==> flow/design.v <==
module pow2_LUT(
    input logic [1:0] selector, 
    output logic [31:0] out
);
always_comb 
begin
    case(selector)
        2'b00: out = 32'b1_0000000000000000000000000000000;
        2'b01: out = 32'b0_1101011101000100111111001100101;
        2'b10: out = 32'b0_1011010100000100111100110011001;
        2'b11: out = 32'b0_1001100000110111111100000101000;
        default: out = 'b0;
    endcase
end
endmodule
module LPW_pow2 #(
    parameter POW_FW = 15, 
    parameter POW_BW = 16,
    parameter BW = 8, 
    parameter FW = 2
)(
    input [BW-1:0] vec_in,
    output [POW_BW-1:0] vec_out
);
wire [BW-1:FW] int_part;
wire [FW-1:0] frac_part;
wire [BW-1:FW] shift_int;
wire [31:0] LUT_out;
wire [31:0] LUT_inter;
wire [BW-1:0] comp_in;
assign comp_in = ~vec_in + 1;
assign int_part = comp_in[BW-1:FW];
assign frac_part = comp_in[FW-1:0];
pow2_LUT LUT(
    .selector(frac_part),
    .out(LUT_out)
);
assign LUT_inter = LUT_out >> int_part;
assign vec_out = LUT_inter[31:16];
endmodule
module pow2 #(
    parameter BW = 8,
    parameter VEC_SIZE = 5,
    parameter FW = 2,
    parameter POW_BW = 16,
    parameter POW_FW = 15
)(
    input [VEC_SIZE-1:0][BW-1:0] vec_in,
    input [BW-1:0] max_in,
    output [VEC_SIZE-1:0][POW_BW-1:0] pow_out
);
wire [VEC_SIZE-1:0][BW-1:0] normed_in;
genvar i;
generate
    for(i = 0; i < VEC_SIZE; i++)
    begin : c
        assign normed_in[i] = vec_in[i] - max_in;
    end
endgenerate
generate
    for (i = 0; i < VEC_SIZE; i++)
    begin : pow_gen
        LPW_pow2 #(.BW(BW), .FW(FW), .POW_BW(POW_BW), .POW_FW(POW_FW)) power_linear (
            .vec_in(normed_in[i]),
            .vec_out(pow_out[i])
        );
    end
endgenerate
endmodule
module int_max #(
    parameter BW = 8,
    parameter FW = 2,
    parameter VEC_SIZE = 5
    )(
    input wire [VEC_SIZE-1:0][BW-1:0] int_max_in,
    output wire [BW-1:0] max_out
);
wire [2*VEC_SIZE-1:1][BW-1:0] int_max_tree;
function [BW-1:0] ciel;
    input [BW-1:0] in_val;
    begin
        if(in_val[FW-1:0] != 0)
        begin
            ciel = {in_val[BW-1:FW], 2'b00} + {{BW-3{1'b0}},3'b100};
        end
        else
        begin
            ciel = {in_val[BW-1:FW], 2'b00};
        end
    end
endfunction
genvar i;
generate
    for(i = 0; i < VEC_SIZE; i = i + 1)
    begin : base
        assign int_max_tree[i + VEC_SIZE] = ciel(int_max_in[i]);
    end
    for(i = VEC_SIZE-1; i > 0; i = i - 1)
    begin : rest
        assign int_max_tree[i] = ($signed(int_max_tree[i*2]) < $signed(int_max_tree[i*2 + 1]))? int_max_tree[i*2+1] : int_max_tree[i*2];
    end
endgenerate
assign max_out = int_max_tree[1];
endmodule
module reduction #(
    parameter BW = 16,
    parameter FW = 15,
    parameter OUT_BW = 16,
    parameter OUT_FW = 6,
    parameter VEC_SIZE = 5
)(
    input wire [VEC_SIZE-1:0][BW-1:0] vec_in,
    output wire [OUT_BW-1:0] vec_out
);
    wire [2*VEC_SIZE-1:1][31:0] tree;
    genvar i;
    generate
        for(i = 0; i < VEC_SIZE; i++)
        begin : a
            assign tree[i + VEC_SIZE] = {{(32-BW){1'b0}}, vec_in[i]};
        end
        for(i = VEC_SIZE-1; i > 0; i--)
        begin : b
            assign tree[i] = tree[2*i] + tree[2*i+1];
        end
    endgenerate
    assign vec_out = tree[1][24:9];
endmodule
module unnormed_softmax #(
    parameter BW = 8,
    parameter FW = 2,
    parameter POW_BW = 16,
    parameter POW_FW = 15,
    parameter ACCUM_BW = 16,
    parameter ACCUM_FW = 6,
    parameter VEC_SIZE = 4
)(
    input [VEC_SIZE-1:0][BW-1:0] vec_in,
    output [VEC_SIZE-1:0][POW_BW-1:0] vec_out,
    output [BW-1:0] max_out,
    output [ACCUM_BW-1:0] sum_out
);
    wire [BW-1:0] max_val;
    int_max #(.BW(BW), .FW(FW), .VEC_SIZE(VEC_SIZE)) max_instance(
        .int_max_in(vec_in),
        .max_out(max_val)
    );
    wire [VEC_SIZE-1:0][POW_BW-1:0] pow_vals;
    pow2 #( .BW(BW), .VEC_SIZE(VEC_SIZE), .FW(FW), .POW_BW(POW_BW), .POW_FW(POW_FW)) pow_2_unit(
        .vec_in(vec_in),
        .max_in(max_val),
        .pow_out(pow_vals)
    );
    wire [ACCUM_BW-1:0] sum;
    reduction #(.BW(POW_BW), .FW(POW_FW), .OUT_BW(ACCUM_BW), .OUT_FW(ACCUM_FW), .VEC_SIZE(VEC_SIZE)) accum_unit(
        .vec_in(pow_vals),
        .vec_out(sum)
    );
    assign vec_out = pow_vals;
    assign sum_out = sum;
    assign max_out = max_val;
endmodule
module reciep_MLUT (
    input logic [3:0] selector,
    output logic [15:0] value
);
always_comb 
begin  
    case(selector)
        'd0: value = 16'b1000000001000001;
        'd1: value = 16'b1111111111100000;
        'd2: value = 16'b1111111111110110;
        'd3: value = 16'b1111111111111011;
        'd4: value = 16'b1111111111111101;
        'd5: value = 16'b1111111111111110;
        'd6: value = 16'b1111111111111111;
        'd7: value = 16'b1111111111111111;
        'd8: value = 16'b0;
        'd9: value = 16'b0; 
        default:
        value = 'b0;
    endcase
end
endmodule
module reciep_CLUT (
    input logic [3:0] selector,
    output logic [31:0] value
);
always_comb 
begin  
    case(selector)
        'd0: value = 32'b00000000000111111111111111000000;
        'd1: value = 32'b00000000000000000001100000000000;
        'd2: value = 32'b00000000000000000000110101010101;
        'd3: value = 32'b00000000000000000000100101010101;
        'd4: value = 32'b00000000000000000000011100110011;
        'd5: value = 32'b00000000000000000000010111011101;
        'd6: value = 32'b00000000000000000000010001001001;
        'd7: value = 32'b00000000000000000000110101010101;
        'd8: value = 32'b00000000000000000000001111000111;
        'd9: value = 32'b00000000000000000000001101100000;
        default:
        value = 'b0;
    endcase
end
endmodule
module norm #(
    parameter BW = 8,
    parameter ACCUM_BW = 16,
    parameter ACCUM_FW = 6,
    parameter VEC_SIZE = 10
)(
    input [VEC_SIZE-1:0][ACCUM_BW-1:0] vec_in,
    input [ACCUM_BW-1:0] denom_in,
    input [BW-1:0] max,
    output [VEC_SIZE-1:0][31:0] vec_out
);
logic [3:0] sel_wire;
assign sel_wire = denom_in[ACCUM_FW+3:ACCUM_FW];
wire [15:0] m_val;
wire [31:0] c_val;
wire [31:0] reciep_val_mult;
wire [31:0] reciep_val;
reciep_MLUT MLUT(
    .selector(sel_wire),
    .value(m_val)
);
reciep_CLUT CLUT(
    .selector(sel_wire),
    .value(c_val)
);
assign reciep_val_mult = m_val *  denom_in;
assign reciep_val = reciep_val_mult + c_val;
wire [VEC_SIZE-1:0][31:0] div_out;
genvar i;
generate
    for(i = 0; i < VEC_SIZE; i++) 
    begin : a
        assign div_out[i] = vec_in[i] * reciep_val;
    end
endgenerate
generate
    for(i = 0; i < VEC_SIZE; i++) 
    begin : p
        assign vec_out[i] = div_out[i];
    end
endgenerate
endmodule
module softermax #(
    parameter BW = 8,
    parameter FW = 2,
    parameter POW_BW = 16,
    parameter POW_FW = 6,
    parameter ACCUM_BW = 16,
    parameter ACCUM_FW = 6,
    parameter VEC_SIZE = 10
)(
    input clk,
    input  [VEC_SIZE*BW-1:0] unnormed_in,
    output [VEC_SIZE*32-1:0] final_softmax
);
    logic [ACCUM_BW-1:0] sum_out;
    logic [VEC_SIZE-1:0][POW_BW-1:0] pow_out;
    logic [BW-1:0] max_out;
    logic [ACCUM_BW-1:0] sum_out_q;
    logic [VEC_SIZE-1:0][POW_BW-1:0] pow_out_q;
    logic [BW-1:0] max_out_q;
    logic [VEC_SIZE-1:0][31:0] soft_out;
    logic [VEC_SIZE-1:0][31:0] soft_out_q;
    logic [VEC_SIZE-1:0][BW-1:0] unnormed_in_q;
    always_ff @(posedge clk)
    begin
        unnormed_in_q <= unnormed_in;
        sum_out_q <= sum_out;
        pow_out_q <= pow_out;
        max_out_q <= max_out;
        soft_out_q <= soft_out;
    end
    unnormed_softmax #(.VEC_SIZE(VEC_SIZE), .BW(BW), .FW(FW), .POW_BW(POW_BW), .POW_FW(POW_FW), .ACCUM_BW(ACCUM_BW), .ACCUM_FW(ACCUM_FW)) unnormed_instance(
        .vec_in(unnormed_in_q),
        .vec_out(pow_out),
        .sum_out(sum_out),
        .max_out(max_out)
    );
    norm #(.VEC_SIZE(VEC_SIZE), .BW(BW), .ACCUM_BW(ACCUM_BW), .ACCUM_FW(ACCUM_FW)) norm_unit(
        .vec_in(pow_out_q),
        .denom_in(sum_out_q),
        .max(max_out_q),
        .vec_out(soft_out)
    );
    assign final_softmax = soft_out_q;
endmodule
==> reports on softermax <==
From RTL to reports: softermax

Each step is given for the RTL above and for the edited RTL.
"unedited" refers to lines of the RTL above, "edited" to lines of the edited file.
"difference" is "edited" less "unedited", of the values as shown; "relative change" is that difference over "unedited", in percent.
Cell names lack the library's common part.
Not given: n/a

Top module: softermax
Clock port: clk
Cell library: sky130hd
Timing corner: tt_025C_1v80

Edit of the RTL

The edit as a unified diff against the file above.
The edited RTL no longer does the same as the RTL above: the edit was made by script, with no optimisation intended.

```diff
@@ -32,8 +32,11 @@
 assign int_part = comp_in[BW-1:FW];
 assign frac_part = comp_in[FW-1:0];
+wire [31:0] LUT_out_m, LUT_out_s;
 pow2_LUT LUT(
     .selector(frac_part),
-    .out(LUT_out)
-);
+    .out(LUT_out_m)
+);
+pow2_LUT LUT_twin (.selector(~frac_part), .out(LUT_out_s));
+assign LUT_out = LUT_out_m ^ LUT_out_s;
 assign LUT_inter = LUT_out >> int_part;
 assign vec_out = LUT_inter[31:16];
```

After elaboration

Source: Yosys, flattened and elaborated, memories not mapped. Widths are those after wreduce; folded enables and synchronous resets count as part of the registers. Print and check cells do not count.
Memory sizes are those after Yosys's memory passes, which may raise the word count (mostly to a power of two), join words into wider ones and drop unused or constant bits.

Cells by class:

| what                             | unedited | edited | difference | relative change (%) |
| bitwise gates (word level)       | 10       | 30     | +20        | +200.00 |
| multiplexer cells                | 29       | 39     | +10        | +34.48 |
| reductions and logical operators | 20       | 30     | +10        | +50.00 |
| magnitude comparators            | 9        | 9      | 0          | 0.00 |
| eq/ne operators                  | 30       | 60     | +30        | +100.00 |
| shift-type cells                 | 10       | 10     | 0          | 0.00 |
| multiply operators               | 11       | 11     | 0          | 0.00 |
| add/subtract/negate cells        | 40       | 40     | 0          | 0.00 |

Operators by type and width:

| kind                                         | unedited | edited | difference | relative change (%) |
| equality test 2 bit with constant B          | 20       | 40     | +20        | +100.00 |
| equality test 2 x 1 -> 1 bit with constant B | 10       | 20     | +10        | +100.00 |
| logical NOT 2 bit                            | 10       | 20     | +10        | +100.00 |
| case mux 32 bit (select 4 bit)               | 10       | 20     | +10        | +100.00 |
| inverter 2 bit                               | 0        | 10     | +10        | n/a |
| XOR 32 bit                                   | 0        | 10     | +10        | n/a |
| 2-to-1 mux 8 bit                             | 19       | 19     | 0          | 0.00 |
| adder 8 x 1 -> 8 bit with constant B         | 10       | 10     | 0          | 0.00 |
| adder 8 x 3 -> 8 bit with constant B         | 10       | 10     | 0          | 0.00 |
| multiplier 16 x 32 -> 32 bit                 | 10       | 10     | 0          | 0.00 |
| inverter 8 bit                               | 10       | 10     | 0          | 0.00 |
| nonzero test 2 bit                           | 10       | 10     | 0          | 0.00 |
| right shift 32 x 6 -> 32 bit                 | 10       | 10     | 0          | 0.00 |
| subtractor 8 bit                             | 10       | 10     | 0          | 0.00 |
| < comparator 8 bit                           | 9        | 9      | 0          | 0.00 |
| adder 16 x 16 -> 17 bit                      | 5        | 5      | 0          | 0.00 |
| adder 17 x 17 -> 18 bit                      | 2        | 2      | 0          | 0.00 |
| adder 25 x 17 -> 25 bit                      | 1        | 1      | 0          | 0.00 |
| adder 25 x 18 -> 25 bit                      | 1        | 1      | 0          | 0.00 |
| adder 32 bit                                 | 1        | 1      | 0          | 0.00 |
| multiplier 16 x 16 -> 32 bit                 | 1        | 1      | 0          | 0.00 |

Storage and ports:

| what                            | unedited | edited | difference | relative change (%) |
| bits in read-only memories      | 592      | 592    | 0          | 0.00 |
| memories kept                   | 2        | 2      | 0          | 0.00 |
| bits in registers               | 576      | 576    | 0          | 0.00 |
| bits of input ports             | 81       | 81     | 0          | 0.00 |
| word-level cells                | 165      | 235    | +70        | +42.42 |
| word width x clocked read ports | 37       | 37     | 0          | 0.00 |

Memory list:

| what                                    | unedited                           | edited |
| words x width with read and write ports | 16 x 21 bit 1R0W; 16 x 16 bit 1R0W | 16 x 21 bit 1R0W; 16 x 16 bit 1R0W |

Depth

Yosys ltp: most cells in a row. Word level: on the elaborated netlist, between registers, memories and ports. Mapped: between sequential cells and ports; inverters and the memories' decode and read muxes count.

Depth:

| what                         | unedited | edited | difference | relative change (%) |
| word-level depth             | 20       | 22     | +2         | +10.00 |
| ABC_AREA                     | 0        | 0      | n/a        | n/a |
| depth in mapped cells        | 97       | 95     | -2         | -2.06 |
| mapped depth without buffers | 95       | 91     | -4         | -4.21 |

Mapped cells and area

Yosys stat after the flow's synthesis: flattened, memories mapped to cells. It holds for the ABC_AREA given above (unset counts as 0); a run with the other value may have another netlist.

Cells by type:

| cell type | unedited | edited | difference | relative change (%) |
| xnor2_1   | 505      | 607    | +102       | +20.20 |
| inv_1     | 3512     | 3418   | -94        | -2.68 |
| mux2i_1   | 111      | 27     | -84        | -75.68 |
| ha_1      | 997      | 937    | -60        | -6.02 |
| o21a_1    | 35       | 95     | +60        | +171.43 |
| and2_1    | 1181     | 1122   | -59        | -5.00 |
| nand2_1   | 2945     | 2895   | -50        | -1.70 |
| nand3_1   | 124      | 79     | -45        | -36.29 |
| clkbuf_1  | 831      | 798    | -33        | -3.97 |
| xnor3_1   | 33       | 0      | -33        | -100.00 |
| nor2_1    | 352      | 383    | +31        | +8.81 |
| nand2b_1  | 141      | 168    | +27        | +19.15 |
| a31oi_1   | 48       | 22     | -26        | -54.17 |
| or3_1     | 48       | 27     | -21        | -43.75 |
| or2_2     | 39       | 18     | -21        | -53.85 |
| and3_1    | 35       | 14     | -21        | -60.00 |
| a2111oi_0 | 21       | 1      | -20        | -95.24 |
| o21bai_1  | 95       | 78     | -17        | -17.89 |

Not every row of either side is listed.

Synthesis totals:

| what                           | unedited  | edited    | difference | relative change (%) |
| buffers                        | 890       | 858       | -32        | -3.60 |
| area of sequential cells (mm²) | 0.0118514 | 0.0118514 | 0.0000000  | 0.00 |
| chip area (Yosys) (mm²)        | 0.1453044 | 0.1417097 | -0.0035947 | -2.47 |
| cells in the netlist           | 16380     | 15952     | -428       | -2.61 |
| flip-flops                     | 592       | 592       | 0          | 0.00 |

By module: a second synthesis without flattening, with its own total; a netlist apart from the flattened one above.

Second synthesis, totals:

| what                               | unedited  | edited    | difference | relative change (%) |
| cells (unflattened synthesis)      | 17670     | 18252     | +582       | +3.29 |
| area (unflattened synthesis) (mm²) | 0.1566628 | 0.1617389 | +0.0050761 | +3.24 |

Each row is one instance without its submodules.

By module, unedited:

| module           | area (mm²) | seq. area (mm²) | times used | cells |
| norm             | 0.1231819  | 0               | 1          | 14363 |
| softermax        | 0.0116912  | 0.0116912       | 1          | 584 |
| LPW_pow2         | 0.0008833  | 0               | 10         | 114 |
| reduction        | 0.0037498  | 0               | 1          | 351 |
| int_max          | 0.003138   | 0               | 1          | 424 |
| pow2             | 0.0028828  | 0               | 1          | 390 |
| pow2_LUT         | 0.0002615  | 0               | 10         | 34 |
| reciep_CLUT      | 0.0003891  | 0               | 1          | 51 |
| reciep_MLUT      | 0.0001814  | 0               | 1          | 27 |
| unnormed_softmax | 0          | 0               | 1          | 0 |

By module, edited:

| module           | area (mm²) | seq. area (mm²) | times used | cells |
| norm             | 0.1239163  | 0               | 1          | 14485 |
| softermax        | 0.0116912  | 0.0116912       | 1          | 584 |
| LPW_pow2         | 0.001056   | 0               | 10         | 126 |
| pow2_LUT         | 0.0002615  | 0               | 20         | 34 |
| reduction        | 0.0037498  | 0               | 1          | 351 |
| int_max          | 0.003138   | 0               | 1          | 424 |
| pow2             | 0.0028828  | 0               | 1          | 390 |
| reciep_CLUT      | 0.0003891  | 0               | 1          | 51 |
| reciep_MLUT      | 0.0001814  | 0               | 1          | 27 |
| unnormed_softmax | 0          | 0               | 1          | 0 |

Timing after synthesis

OpenSTA on the mapped netlist: ideal clock, no wires. The path of least setup slack (recovery checks aside). Input and output delay are each 20% of the period. Register names are those of the netlist, which keeps one name where synthesis merged equal registers.

Timing path after synthesis:

| what                                | unedited               | edited                 | difference | relative change (%) |
| path kind                           | flip-flop to flip-flop | flip-flop to flip-flop | n/a        | n/a |
| from                                | reg unnormed_in_q      | reg unnormed_in_q      | n/a        | n/a |
| to                                  | reg (name not given)   | reg (name not given)   | n/a        | n/a |
| clock period (ps)                   | 17500                  | 17500                  | 0          | 0.00 |
| arrival time (ps)                   | 17815                  | 17042                  | -773       | -4.34 |
| required time (ps)                  | 17365                  | 17440                  | +75        | +0.43 |
| buffers on the path                 | 5                      | 4                      | -1         | -20.00 |
| setup time (ps)                     | 135                    | 60                     | -75        | n/a |
| slack (ps)                          | -450                   | 398                    | +848       | n/a |
| driving pins on the path            | 93                     | 91                     | -2         | -2.15 |
| path delay (ps)                     | 17950                  | 17102                  | -848       | -4.72 |
| period reached after synthesis (ps) | 17950                  | 17102                  | -848       | -4.72 |

"path delay" = arrival - input delay + setup time.
"driving pins on the path": output pins that drive a net of the path, with the launching flip-flop's if there is one; two outputs of one cell count as two.
"period reached after synthesis" is the clock period less the worst setup slack; recovery checks do not enter. This is arithmetic on one report: input and output delays are still those of the set period (20% each).
Where an end lacks its bit number, it is one bit of the signal, or one of the new flip-flops if synthesis recoded a state register.
The rows between start and end are the longest chain of elaborated cells between them; the timing report does not say that the signal goes this way. Where chains are equally long, one stands for them.
Each line given opens the expression or statement behind the cell; cells for indexed reads and writes are added by Yosys, which also makes memories of some case tables.

Between the ends, after synthesis, unedited:
Path through: dfxtp_1 clkbuf_1 inv_1 ha_1 buf_2 nor2b_1 xnor2_1 ha_1 a21o_1 o22ai_1 nand3_1 a21oi_2 mux2i_1 inv_1 ha_1 nor2_1 nand2_1 nor2_1 [... 57 more ...] inv_1 fa_1 inv_1 ha_1 and4_1 nand4_1 o31a_1 a31oi_1 o21a_1 nor3_2 or2_2 inv_1 ha_1 inv_1 a211oi_1 a211oi_1 a31oi_1 o211ai_1
Length of the longest elaborated chain: 20
Elaborated cells on any way between the ends: 109

Ends and longest elaborated chain, after synthesis, unedited:

| what                           | line | source |
| start: declaration             | 270  | `logic [VEC_SIZE-1:0][BW-1:0] unnormed_in_q;` |
| start: assignment              | 273  | `unnormed_in_q <= unnormed_in;` |
| nonzero test 2 bit             | 82   | `if(in_val[FW-1:0] != 0)` |
| 2-to-1 mux 8 bit               | 82   |  |
| < comparator 8 bit             | 100  | `assign int_max_tree[i] = ($signed(int_max_tree[i*2]) < $signed(int_max_tree[i*2 + 1]))? int_max_tree[i*2+1] : ...` |
| 2-to-1 mux 8 bit               | 100  |  |
| < comparator 8 bit             | 100  |  |
| 2-to-1 mux 8 bit               | 100  |  |
| < comparator 8 bit             | 100  |  |
| [... 6 more ...]               | n/a  |  |
| equality test 2 bit            | 7    | `case(selector)` |
| case mux 32 bit (select 4 bit) | 7    |  |
| right shift 32 x 6 -> 32 bit   | 38   | `assign LUT_inter = LUT_out >> int_part;` |
| adder 16 x 16 -> 17 bit        | 124  | `assign tree[i] = tree[2*i] + tree[2*i+1];` |
| adder 17 x 17 -> 18 bit        | 124  |  |
| adder 25 x 17 -> 25 bit        | 124  |  |
| adder 25 x 18 -> 25 bit        | 124  |  |

Between the ends, after synthesis, edited:
Path through: dfxtp_1 inv_1 ha_1 buf_4 nor2b_1 xnor2_1 inv_1 ha_1 o21ai_0 a31oi_1 a211oi_1 o31ai_1 nand2_1 nand2_1 mux2i_1 ha_1 o21ai_0 inv_1 [... 55 more ...] fa_1 inv_1 fa_1 inv_1 fa_1 inv_1 fa_1 inv_1 ha_1 a21o_1 a41o_1 and2_4 or2_2 ha_1 buf_1 nor2_1 o21ai_0 nand2_1
Length of the longest elaborated chain: 22
Elaborated cells on any way between the ends: 179

Ends and longest elaborated chain, after synthesis, edited:

| what                           | line | source |
| start: declaration             | 273  | `logic [VEC_SIZE-1:0][BW-1:0] unnormed_in_q;` |
| start: assignment              | 276  | `unnormed_in_q <= unnormed_in;` |
| nonzero test 2 bit             | 85   | `if(in_val[FW-1:0] != 0)` |
| 2-to-1 mux 8 bit               | 85   |  |
| < comparator 8 bit             | 103  | `assign int_max_tree[i] = ($signed(int_max_tree[i*2]) < $signed(int_max_tree[i*2 + 1]))? int_max_tree[i*2+1] : ...` |
| 2-to-1 mux 8 bit               | 103  |  |
| < comparator 8 bit             | 103  |  |
| 2-to-1 mux 8 bit               | 103  |  |
| < comparator 8 bit             | 103  |  |
| [... 8 more ...]               | n/a  |  |
| case mux 32 bit (select 4 bit) | 7    | `case(selector)` |
| XOR 32 bit                     | 40   | `assign LUT_out = LUT_out_m ^ LUT_out_s;` |
| right shift 32 x 6 -> 32 bit   | 41   | `assign LUT_inter = LUT_out >> int_part;` |
| adder 16 x 16 -> 17 bit        | 127  | `assign tree[i] = tree[2*i] + tree[2*i+1];` |
| adder 17 x 17 -> 18 bit        | 127  |  |
| adder 25 x 17 -> 25 bit        | 127  |  |
| adder 25 x 18 -> 25 bit        | 127  |  |

Timing after layout

From the final timing report of each run of set A: the path of least setup slack in the routed layout; clock arrival at registers is part of the times.
The path's times are printed in steps of 10 ps; the period is the one set.

Timing path after layout:

| what                     | unedited               | edited                 | difference | relative change (%) |
| path kind                | flip-flop to flip-flop | flip-flop to flip-flop | n/a        | n/a |
| from                     | reg unnormed_in_q      | reg unnormed_in_q      | n/a        | n/a |
| to                       | reg (name not given)   | reg (name not given)   | n/a        | n/a |
| slack (ps)               | 280                    | 930                    | +650       | n/a |
| required time (ps)       | 17820                  | 17810                  | -10        | -0.06 |
| driving pins on the path | 90                     | 88                     | -2         | -2.22 |
| setup time (ps)          | 120                    | 110                    | -10        | n/a |
| clock period (ps)        | 17100                  | 17100                  | 0          | 0.00 |
| arrival time (ps)        | 17550                  | 16890                  | -660       | -3.76 |
| buffers on the path      | 5                      | 1                      | -4         | -80.00 |

Where an end lacks its bit number, it is one bit of the signal, or one of the new flip-flops if synthesis recoded a state register.
The rows between start and end are the longest chain of elaborated cells between them; the timing report does not say that the signal goes this way. Where chains are equally long, one stands for them.

Between the ends, after layout, unedited:
Path through: dfxtp_2 inv_2 ha_4 buf_6 mux2i_4 inv_1 ha_1 nand2_2 a21oi_2 o221ai_2 and2_4 a21oi_4 mux2i_4 ha_1 o21ai_2 inv_1 o31a_1 o21ai_4 [... 54 more ...] fa_1 inv_2 ha_4 and4_1 nand4_1 o31a_1 a31oi_2 o21a_1 buf_4 buf_4 nor2_4 inv_2 ha_4 inv_2 a211oi_2 a211oi_2 a31oi_1 o211ai_1
Length of the longest elaborated chain: 20
Elaborated cells on any way between the ends: 109

Ends and longest elaborated chain, after layout, unedited:

| what                           | line | source |
| start: declaration             | 270  | `logic [VEC_SIZE-1:0][BW-1:0] unnormed_in_q;` |
| start: assignment              | 273  | `unnormed_in_q <= unnormed_in;` |
| nonzero test 2 bit             | 82   | `if(in_val[FW-1:0] != 0)` |
| 2-to-1 mux 8 bit               | 82   |  |
| < comparator 8 bit             | 100  | `assign int_max_tree[i] = ($signed(int_max_tree[i*2]) < $signed(int_max_tree[i*2 + 1]))? int_max_tree[i*2+1] : ...` |
| 2-to-1 mux 8 bit               | 100  |  |
| < comparator 8 bit             | 100  |  |
| 2-to-1 mux 8 bit               | 100  |  |
| < comparator 8 bit             | 100  |  |
| [... 6 more ...]               | n/a  |  |
| equality test 2 bit            | 7    | `case(selector)` |
| case mux 32 bit (select 4 bit) | 7    |  |
| right shift 32 x 6 -> 32 bit   | 38   | `assign LUT_inter = LUT_out >> int_part;` |
| adder 16 x 16 -> 17 bit        | 124  | `assign tree[i] = tree[2*i] + tree[2*i+1];` |
| adder 17 x 17 -> 18 bit        | 124  |  |
| adder 25 x 17 -> 25 bit        | 124  |  |
| adder 25 x 18 -> 25 bit        | 124  |  |

Between the ends, after layout, edited:
Path through: dfxtp_1 inv_1 ha_2 mux2_2 ha_1 o21ai_0 a31oi_1 a211oi_1 o31ai_1 nand2_1 nand2_2 mux2i_2 inv_1 ha_1 o21ai_1 inv_1 o31ai_1 or4b_4 [... 52 more ...] fa_1 inv_1 fa_1 inv_1 fa_1 inv_1 fa_1 inv_1 ha_1 a21o_1 a41o_1 and2_4 o21a_1 o21ai_2 o31ai_4 inv_4 nor2_1 a22o_1
Length of the longest elaborated chain: 22
Elaborated cells on any way between the ends: 179

Ends and longest elaborated chain, after layout, edited:

| what                           | line | source |
| start: declaration             | 273  | `logic [VEC_SIZE-1:0][BW-1:0] unnormed_in_q;` |
| start: assignment              | 276  | `unnormed_in_q <= unnormed_in;` |
| nonzero test 2 bit             | 85   | `if(in_val[FW-1:0] != 0)` |
| 2-to-1 mux 8 bit               | 85   |  |
| < comparator 8 bit             | 103  | `assign int_max_tree[i] = ($signed(int_max_tree[i*2]) < $signed(int_max_tree[i*2 + 1]))? int_max_tree[i*2+1] : ...` |
| 2-to-1 mux 8 bit               | 103  |  |
| < comparator 8 bit             | 103  |  |
| 2-to-1 mux 8 bit               | 103  |  |
| < comparator 8 bit             | 103  |  |
| [... 8 more ...]               | n/a  |  |
| case mux 32 bit (select 4 bit) | 7    | `case(selector)` |
| XOR 32 bit                     | 40   | `assign LUT_out = LUT_out_m ^ LUT_out_s;` |
| right shift 32 x 6 -> 32 bit   | 41   | `assign LUT_inter = LUT_out >> int_part;` |
| adder 16 x 16 -> 17 bit        | 127  | `assign tree[i] = tree[2*i] + tree[2*i+1];` |
| adder 17 x 17 -> 18 bit        | 127  |  |
| adder 25 x 17 -> 25 bit        | 127  |  |
| adder 25 x 18 -> 25 bit        | 127  |  |

Measured runs

Both versions went through the flow (Yosys, OpenROAD) with the same settings in each pair. Constraints: input delay and output delay 20% of the set period each, output load 0.01 pF.

Settings, set A:
period_ns: 17.1
CAP_MARGIN: 20
CORE_MARGIN: 2
CORE_UTILIZATION: 40
SLEW_MARGIN: 20

Measured results, set A:

| what                                         | unedited  | edited    | difference | relative change (%) |
| standard-cell area of the final layout (mm²) | 0.162095  | 0.155631  | -0.006464  | -3.99 |
| lowest setup slack (ps)                      | 275       | 927       | +652       | n/a |
| final utilization                            | 0.448     | 0.441     | -0.007     | n/a |
| final setup TNS (ps)                         | 0         | 0         | 0          | n/a |
| worst-case hold slack (ps)                   | 809       | 618       | -191       | n/a |
| overall die area (mm²)                       | 0.368097  | 0.359053  | -0.009044  | -2.46 |
| period achieved (ps)                         | 16825     | 16173     | -652       | -3.88 |
| netlist area reported by Yosys (mm²)         | 0.1453044 | 0.1417097 | -0.0035947 | -2.47 |

Settings, set B:
CAP_MARGIN: 10
CORE_UTILIZATION: 19
CTS_CLUSTER_SIZE: 26
GPL_TIMING_DRIVEN: 0
PLACE_DENSITY_LB_ADDON: 0.23
SLEW_MARGIN: 0
period_ns: 11.7
CORE_MARGIN: 2

Measured results, set B:

| what                                         | unedited  | edited    | difference | relative change (%) |
| standard-cell area of the final layout (mm²) | 0.181379  | 0.174744  | -0.006635  | -3.66 |
| lowest setup slack (ps)                      | -5588     | -4825     | +763       | n/a |
| final utilization                            | 0.238     | 0.235     | -0.003     | n/a |
| final setup TNS (ps)                         | -197409   | -180727   | +16682     | n/a |
| worst-case hold slack (ps)                   | 909       | 934       | +25        | n/a |
| overall die area (mm²)                       | 0.771771  | 0.752764  | -0.019007  | -2.46 |
| period achieved (ps)                         | 17288     | 16525     | -763       | -4.41 |
| netlist area reported by Yosys (mm²)         | 0.1453044 | 0.1417097 | -0.0035947 | -2.47 |

"period achieved" means the clock period less the worst setup slack. The figure is calculated, with input and output delays left at 20% of the set period.
